==> flow/design.v <==
`timescale 1ns / 1ps
module pid_controller(
    input  logic        clk,
    input  logic        rst_n,
    input  logic [15:0] setpoint,
    input  logic [15:0] feedback,
    input  logic [15:0] Kp,
    input  logic [15:0] Ki,
    input  logic [15:0] Kd,
    input  logic [15:0] clk_prescaler,
    output logic [15:0] control_signal
);
    logic signed [16:0]  error_s;         
    logic signed [16:0]  prev_error_s;
    logic signed [31:0]  integral_s;      
    logic signed [31:0]  derivative_s;
    logic [15:0] clk_divider;
    logic        sampling_flag;
    logic signed [31:0] kp_mul, ki_mul;
    logic signed [31:0] kd_mul;
    logic signed [31:0] control_calc;
    always_ff @(posedge clk or negedge rst_n) begin
        if (!rst_n) begin
            clk_divider    <= 16'h0000;
            sampling_flag  <= 1'b0;
        end else if (clk_divider == clk_prescaler) begin
            clk_divider    <= 16'h0000;
            sampling_flag  <= 1'b1;
        end else begin
            clk_divider    <= clk_divider + 16'd1;
            sampling_flag  <= 1'b0;
        end
    end
    always_comb begin
        error_s = $signed({1'b0, setpoint}) - $signed({1'b0, feedback});
        kp_mul = $signed({1'b0, Kp}) * error_s;
        ki_mul = $signed({1'b0, Ki}) * error_s;
        kd_mul = $signed({1'b0, Kd}) * (error_s - prev_error_s);
        control_calc = kp_mul + integral_s + kd_mul;
    end
    always_ff @(posedge clk or negedge rst_n) begin
        if (!rst_n) begin
            prev_error_s   <= '0;
            integral_s     <= '0;
            derivative_s   <= '0;
            control_signal <= 16'h0000;
        end else if (sampling_flag) begin
            integral_s   <= integral_s + ki_mul;
            derivative_s <= kd_mul;
            control_signal <= control_calc[15:0];
            prev_error_s <= error_s;
        end
    end
endmodule
`timescale 1ns/1ps
module top (
  input  logic        clk,
  input  logic        rst_n,
  input  logic [15:0] setpoint,
  input  logic [15:0] feedback,
  input  logic [15:0] Kp,
  input  logic [15:0] Ki,
  input  logic [15:0] Kd,
  input  logic [15:0] clk_prescaler,
  output logic [15:0] control_signal
);
  pid_controller u_dut (
    .clk(clk),
    .rst_n(rst_n),
    .setpoint(setpoint),
    .feedback(feedback),
    .Kp(Kp),
    .Ki(Ki),
    .Kd(Kd),
    .clk_prescaler(clk_prescaler),
    .control_signal(control_signal)
  );
endmodule
--- tool output ---
* Step by step through the tools: top
Tool output for the design above before and after an edit, in the order of the flow.
Lines under "original" count in the file above, lines under "edited" in the edited file.
"change": "edited" minus "original" as printed here.
Cell names lack the library's common part.
The mark n/a stands for no value.
- Design top :: top
- Clock port :: clk
- Library :: sky130hd
- Corner :: tt_025C_1v80

* The edit
Unified diff, file above to edited file.
The edited RTL no longer does the same as the RTL above: the edit was made by script, with no optimisation intended.
#+begin_src diff
@@ -3,5 +3,5 @@
     input  logic        clk,
     input  logic        rst_n,
-    input  logic [15:0] setpoint,
+    input  logic [7:0] setpoint,
     input  logic [15:0] feedback,
     input  logic [15:0] Kp,
#+end_src

* After elaboration
Counts by Yosys on the flattened word-level netlist (proc, flatten, opt, wreduce; memories kept). Register bits leave out memories and registers merged into their read ports (data or address); mux counts leave out enables and synchronous resets folded into registers. Print and check cells are left out. Cells with the same type and inputs are merged into one.
** Cells by class
- add/subtract/negate cells :: original 6, edited 6, change 0
- multiplexer cells :: original 2, edited 2, change 0
- equal/unequal tests :: original 1, edited 1, change 0
- $mul :: original 3, edited 3, change 0
** Operators with widths
- subtractor 16 x 16 -> 17 bit :: original 1, edited 0, change -1
- subtractor 8 x 16 -> 17 bit :: original 0, edited 1, change +1
Unchanged operator kinds not shown: 10.
** Word-level totals
- register bits :: original 82, edited 82, change 0
- output and inout port bits :: original 16, edited 16, change 0
- cells after elaboration :: original 17, edited 17, change 0

* Longest topological paths
Yosys ltp: most cells in a row. Word level: on the elaborated netlist, between registers, memories and ports. Mapped: between sequential cells and ports; inverters and the memories' decode and read muxes count.
** Depth
- depth in word-level cells :: original 4, edited 4, change 0
- ABC_AREA :: original 0, edited 0
- gate-level depth with buffers :: original 42, edited 43, change +1
- gate-level depth less buffers :: original 41, edited 40, change -1

* Mapped cells and area
Yosys stat after the flow's synthesis: flattened, memories mapped to cells. It holds for the ABC_AREA given above (unset counts as 0); a run with the other value may have another netlist.
** Cells by type
- and2_1 :: original 181, edited 134, change -47
- inv_1 :: original 411, edited 394, change -17
- nor2_1 :: original 31, edited 47, change +16
- and3_1 :: original 7, edited 21, change +14
- nand2_1 :: original 221, edited 232, change +11
- ha_1 :: original 195, edited 188, change -7
- xnor2_1 :: original 113, edited 107, change -6
- nor2b_1 :: original 36, edited 42, change +6
- nand3_1 :: original 9, edited 15, change +6
- xor2_1 :: original 32, edited 27, change -5
- mux2i_1 :: original 1, edited 6, change +5
- a21o_1 :: original 12, edited 8, change -4
- nor3_1 :: original 8, edited 12, change +4
- o21ai_1 :: original 5, edited 9, change +4
- nor3b_1 :: original 0, edited 4, change +4
- nand2b_1 :: original 23, edited 26, change +3
- a211oi_1 :: original 1, edited 4, change +3
- o2111ai_1 :: original 1, edited 4, change +3
Unchanged cell types not shown: 4.
Not every row of either side is listed.
** Synthesis totals
- buffers :: original 63, edited 62, change -1
- sequential part of the area (um2) :: original 1626.6, edited 1626.6, change 0.0
- cells in the netlist :: original 1856, edited 1870, change +14
- flip-flops :: original 65, edited 65, change 0
- mapped area (um2) :: original 16932.5, edited 17048.9, change +116.4
By module: a second synthesis without flattening, with its own total; a netlist apart from the flattened one above.
** Unflattened totals
- cells (unflattened synthesis) :: original 1945, edited 1914, change -31
- area (unflattened synthesis) (um2) :: original 17204.0, edited 17053.9, change -150.1
Rows give one instance, submodules left out.
** By module, original
- pid_controller :: area 17204.0 um2, sequential area 1626.6 um2, cells 1945, times used 1
- top :: area 0.0 um2, sequential area 0.0 um2, cells 0, times used 1
** By module, edited
- pid_controller :: area 17053.9 um2, sequential area 1626.6 um2, cells 1914, times used 1
- top :: area 0.0 um2, sequential area 0.0 um2, cells 0, times used 1

* Worst setup path after synthesis
Path of least setup slack by OpenSTA after synthesis, without wires, with an ideal clock, recovery checks aside; 20% of the period is set as input and as output delay. Where synthesis merged equal registers, the netlist keeps one of their names.
** Timing post-synthesis
- path kind :: original input to register, edited input to register
- start point :: original input port setpoint[0], edited input port feedback[1]
- end point :: original register u_dut.control_signal[15], edited register u_dut.control_signal[15]
- required time (ns) :: original 12.375, edited 12.375, change 0.000
- time at the first pin (ns) :: original 2.500, edited 2.500, change 0.000
- clock period (ns) :: original 12.5, edited 12.5, change 0.0
- path buffers :: original 1, edited 3, change +2
- slack (ns) :: original -0.399, edited 0.247, change +0.646
- path delay (ns) :: original 10.399, edited 9.752, change -0.647
- arrival time (ns) :: original 12.774, edited 12.127, change -0.647
- external input delay (ns) :: original 2.500, edited 2.500, change 0.000
- driving pins on the path :: original 40, edited 42, change +2
- synthesis period reached (ns) :: original 12.899, edited 12.253, change -0.646
"path delay" = arrival - input delay + setup time.
"driving pins on the path" counts driving pins, that of a launching flip-flop among them; a cell with two outputs on the path counts twice.
"synthesis period reached" is the clock period less the worst setup slack; recovery checks do not enter. This is arithmetic on one report: input and output delays are still those of the set period (20% each).
The rows between start and end are the longest chain of elaborated cells between them; the timing report does not say that the signal goes this way. Where chains are equally long, one stands for them.
Each line given opens the expression or statement behind the cell; cells for indexed reads and writes are added by Yosys, which also makes memories of some case tables.
On the way, post-synthesis, original:
- Cell sequence :: inv_1 -> ha_1 -> inv_1 -> fa_1 -> a211oi_1 -> o21bai_1 -> a21oi_1 -> xnor2_1 -> clkbuf_1 -> ha_1 -> a21o_1 -> a221oi_1 -> a21bo_2 -> a311oi_1 -> xnor2_1 -> and2_1 -> fa_1 -> inv_1 -> [... 4 more ...] -> inv_1 -> fa_1 -> fa_1 -> fa_1 -> inv_1 -> fa_1 -> xnor2_1 -> xnor2_1 -> xnor2_1 -> xnor2_1 -> xnor2_1 -> xnor2_1 -> xnor2_1 -> xnor3_1 -> xnor3_1 -> xnor3_1 -> xnor3_1 -> mux2_4
- Cells in the longest elaborated chain :: 4
- Elaborated cells on any way between the ends :: 6
- RTL lines with such cells :: 4
- Those cells by class :: 4 x add/sub; 2 x mul
** Ends and longest elaborated chain, post-synthesis, original
- from (decl) :: RTL line 59 : input  logic [15:0] setpoint,
- subtractor 16 x 16 -> 17 bit :: RTL line 35 : error_s = $signed({1'b0, setpoint}) - $signed({1'b0, feedback});
- multiplier 17 x 17 -> 16 bit :: RTL line 36 : kp_mul = $signed({1'b0, Kp}) * error_s;
- adder 16 bit (2 in a row) :: RTL line 39 : control_calc = kp_mul + integral_s + kd_mul;
- to (assign) :: RTL line 46 : control_signal <= 16'h0000;
- to (assign) :: RTL line 50 : control_signal <= control_calc[15:0];
- to (decl) :: RTL line 11 : output logic [15:0] control_signal
On the way, post-synthesis, edited:
- Cell sequence :: inv_1 -> ha_1 -> nor2b_1 -> o31a_1 -> o21a_1 -> or3_1 -> clkbuf_1 -> and2_1 -> clkbuf_1 -> clkbuf_1 -> ha_1 -> a21oi_1 -> nand2_1 -> a31oi_1 -> o21ai_1 -> a21oi_1 -> nor2b_1 -> nor2_1 -> [... 6 more ...] -> fa_1 -> fa_1 -> inv_1 -> fa_1 -> inv_1 -> fa_1 -> fa_1 -> xnor2_1 -> xnor2_1 -> xnor2_1 -> xnor2_1 -> xnor3_1 -> xnor3_1 -> and3_2 -> o21a_1 -> o31ai_1 -> a221oi_2 -> mux2_4
- Cells in the longest elaborated chain :: 4
- Elaborated cells on any way between the ends :: 6
- RTL lines with such cells :: 4
- Those cells by class :: 4 x add/sub; 2 x mul
** Ends and longest elaborated chain, post-synthesis, edited
- from (decl) :: RTL line 60 : input  logic [15:0] feedback,
- subtractor 8 x 16 -> 17 bit :: RTL line 35 : error_s = $signed({1'b0, setpoint}) - $signed({1'b0, feedback});
- multiplier 17 x 17 -> 16 bit :: RTL line 36 : kp_mul = $signed({1'b0, Kp}) * error_s;
- adder 16 bit (2 in a row) :: RTL line 39 : control_calc = kp_mul + integral_s + kd_mul;
- to (assign) :: RTL line 46 : control_signal <= 16'h0000;
- to (assign) :: RTL line 50 : control_signal <= control_calc[15:0];
- to (decl) :: RTL line 11 : output logic [15:0] control_signal

* Worst path after layout
From the final timing report of each run of pair 1: the path of least setup slack in the routed layout; clock arrival at registers is part of the times.
** Timing post-layout
- path kind :: original input to register, edited input to register
- start point :: original input port feedback[0], edited input port setpoint[0]
- end point :: original register u_dut.control_signal[15], edited register u_dut.control_signal[15]
- external input delay (ns) :: original 2.50, edited 2.50, change 0.00
- time at the first pin (ns) :: original 2.50, edited 2.50, change 0.00
- slack (ns) :: original 0.45, edited 0.36, change -0.09
- driving pins on the path :: original 39, edited 39, change 0
- path buffers :: original 2, edited 3, change +1
- clock period (ns) :: original 12.5, edited 12.5, change 0.0
- required time (ns) :: original 12.75, edited 12.79, change +0.04
- arrival time (ns) :: original 12.31, edited 12.44, change +0.13
The rows between start and end are the longest chain of elaborated cells between them; the timing report does not say that the signal goes this way. Where chains are equally long, one stands for them.
On the way, post-layout, original:
- Cell sequence :: clkdlybuf4s50_1 -> ha_2 -> inv_1 -> fa_2 -> a211oi_2 -> o21bai_1 -> a21oi_2 -> xnor2_2 -> ha_1 -> buf_4 -> o21a_1 -> o21ai_2 -> a22oi_2 -> a31oi_2 -> a211o_1 -> xnor2_2 -> and2_4 -> fa_1 -> [... 3 more ...] -> fa_1 -> fa_1 -> fa_1 -> fa_1 -> fa_1 -> fa_2 -> xnor2_2 -> xnor2_1 -> xnor2_1 -> xnor2_1 -> xnor2_1 -> xnor2_1 -> xnor2_1 -> xnor3_1 -> xnor3_1 -> xnor3_1 -> xnor3_1 -> mux2_4
- Cells in the longest elaborated chain :: 4
- Elaborated cells on any way between the ends :: 6
- RTL lines with such cells :: 4
- Those cells by class :: 4 x add/sub; 2 x mul
** Ends and longest elaborated chain, post-layout, original
- from (decl) :: RTL line 60 : input  logic [15:0] feedback,
- subtractor 16 x 16 -> 17 bit :: RTL line 35 : error_s = $signed({1'b0, setpoint}) - $signed({1'b0, feedback});
- multiplier 17 x 17 -> 16 bit :: RTL line 36 : kp_mul = $signed({1'b0, Kp}) * error_s;
- adder 16 bit (2 in a row) :: RTL line 39 : control_calc = kp_mul + integral_s + kd_mul;
- to (assign) :: RTL line 46 : control_signal <= 16'h0000;
- to (assign) :: RTL line 50 : control_signal <= control_calc[15:0];
- to (decl) :: RTL line 11 : output logic [15:0] control_signal
On the way, post-layout, edited:
- Cell sequence :: clkdlybuf4s50_1 -> inv_1 -> ha_1 -> fa_2 -> nor2b_4 -> o31a_1 -> o221ai_2 -> and2_1 -> ha_1 -> a21oi_2 -> nand2_1 -> o21ai_2 -> or4b_1 -> o211ai_1 -> buf_4 -> and2_1 -> fa_1 -> inv_1 -> [... 3 more ...] -> fa_1 -> inv_1 -> fa_1 -> inv_1 -> fa_1 -> fa_2 -> xnor2_2 -> xnor2_1 -> xnor2_1 -> xnor2_1 -> xnor3_1 -> xnor3_1 -> and3_2 -> buf_4 -> o211ai_1 -> o31ai_2 -> a221oi_2 -> mux2_4
- Cells in the longest elaborated chain :: 4
- Elaborated cells on any way between the ends :: 6
- RTL lines with such cells :: 4
- Those cells by class :: 4 x add/sub; 2 x mul
** Ends and longest elaborated chain, post-layout, edited
- from (decl) :: RTL line 59 : input  logic [15:0] setpoint,
- subtractor 8 x 16 -> 17 bit :: RTL line 35 : error_s = $signed({1'b0, setpoint}) - $signed({1'b0, feedback});
- multiplier 17 x 17 -> 16 bit :: RTL line 36 : kp_mul = $signed({1'b0, Kp}) * error_s;
- adder 16 bit (2 in a row) :: RTL line 39 : control_calc = kp_mul + integral_s + kd_mul;
- to (assign) :: RTL line 46 : control_signal <= 16'h0000;
- to (assign) :: RTL line 50 : control_signal <= control_calc[15:0];
- to (decl) :: RTL line 11 : output logic [15:0] control_signal

* Layout results
Both versions went through the flow (Yosys, OpenROAD) with the same settings in each pair. Constraints: input delay and output delay 20% of the set period each, output load 0.01 pF.
Flow settings, pair 1:
- CORE_UTILIZATION :: 40
- period_ns :: 12.5
- CAP_MARGIN :: 20
- CORE_MARGIN :: 2
- SLEW_MARGIN :: 20
** Final reports, pair 1
- standard-cell area after routing (um2) :: original 19608.8, edited 19695.1, change +86.3
- lowest hold slack (ns) :: original 0.502, edited 0.505, change +0.003
- smallest setup slack (ns) :: original 0.445, edited 0.356, change -0.089
- Yosys chip area after synthesis (um2) :: original 16932.5, edited 17048.9, change +116.4
- area of the die (um2) :: original 43993.0, edited 44289.2, change +296.2
- post-route setup TNS (ns) :: original 0.000, edited 0.000, change 0.000
- post-layout utilization :: original 0.469, edited 0.468, change -0.001
- achieved clock period (ns) :: original 12.055, edited 12.144, change +0.089
Flow settings, pair 2:
- CAP_MARGIN :: 0
- CELL_PAD_IN_SITES_GLOBAL_PLACEMENT :: 3
- CORE_ASPECT_RATIO :: 1.19
- CORE_UTILIZATION :: 39
- CTS_CLUSTER_SIZE :: 80
- GPL_ROUTABILITY_DRIVEN :: 1
- GPL_TIMING_DRIVEN :: 1
- MAX_ROUTING_LAYER :: met4
- MIN_ROUTING_LAYER :: met1
- PLACE_DENSITY_LB_ADDON :: 0.09
- SETUP_SLACK_MARGIN :: 3.24
- SLEW_MARGIN :: 5
- period_ns :: 20.3
- CORE_MARGIN :: 2
** Final reports, pair 2
- standard-cell area after routing (um2) :: original 19128.3, edited 19057.0, change -71.3
- lowest hold slack (ns) :: original 0.505, edited 0.508, change +0.003
- smallest setup slack (ns) :: original 5.049, edited 5.291, change +0.242
- Yosys chip area after synthesis (um2) :: original 16932.5, edited 17048.9, change +116.4
- area of the die (um2) :: original 45105.8, edited 45409.9, change +304.1
- post-route setup TNS (ns) :: original 0.000, edited 0.000, change 0.000
- post-layout utilization :: original 0.445, edited 0.441, change -0.004
- achieved clock period (ns) :: original 15.251, edited 15.009, change -0.242
"achieved clock period" means the clock period less the worst setup slack. The figure is calculated, with input and output delays left at 20% of the set period.
--- end ---
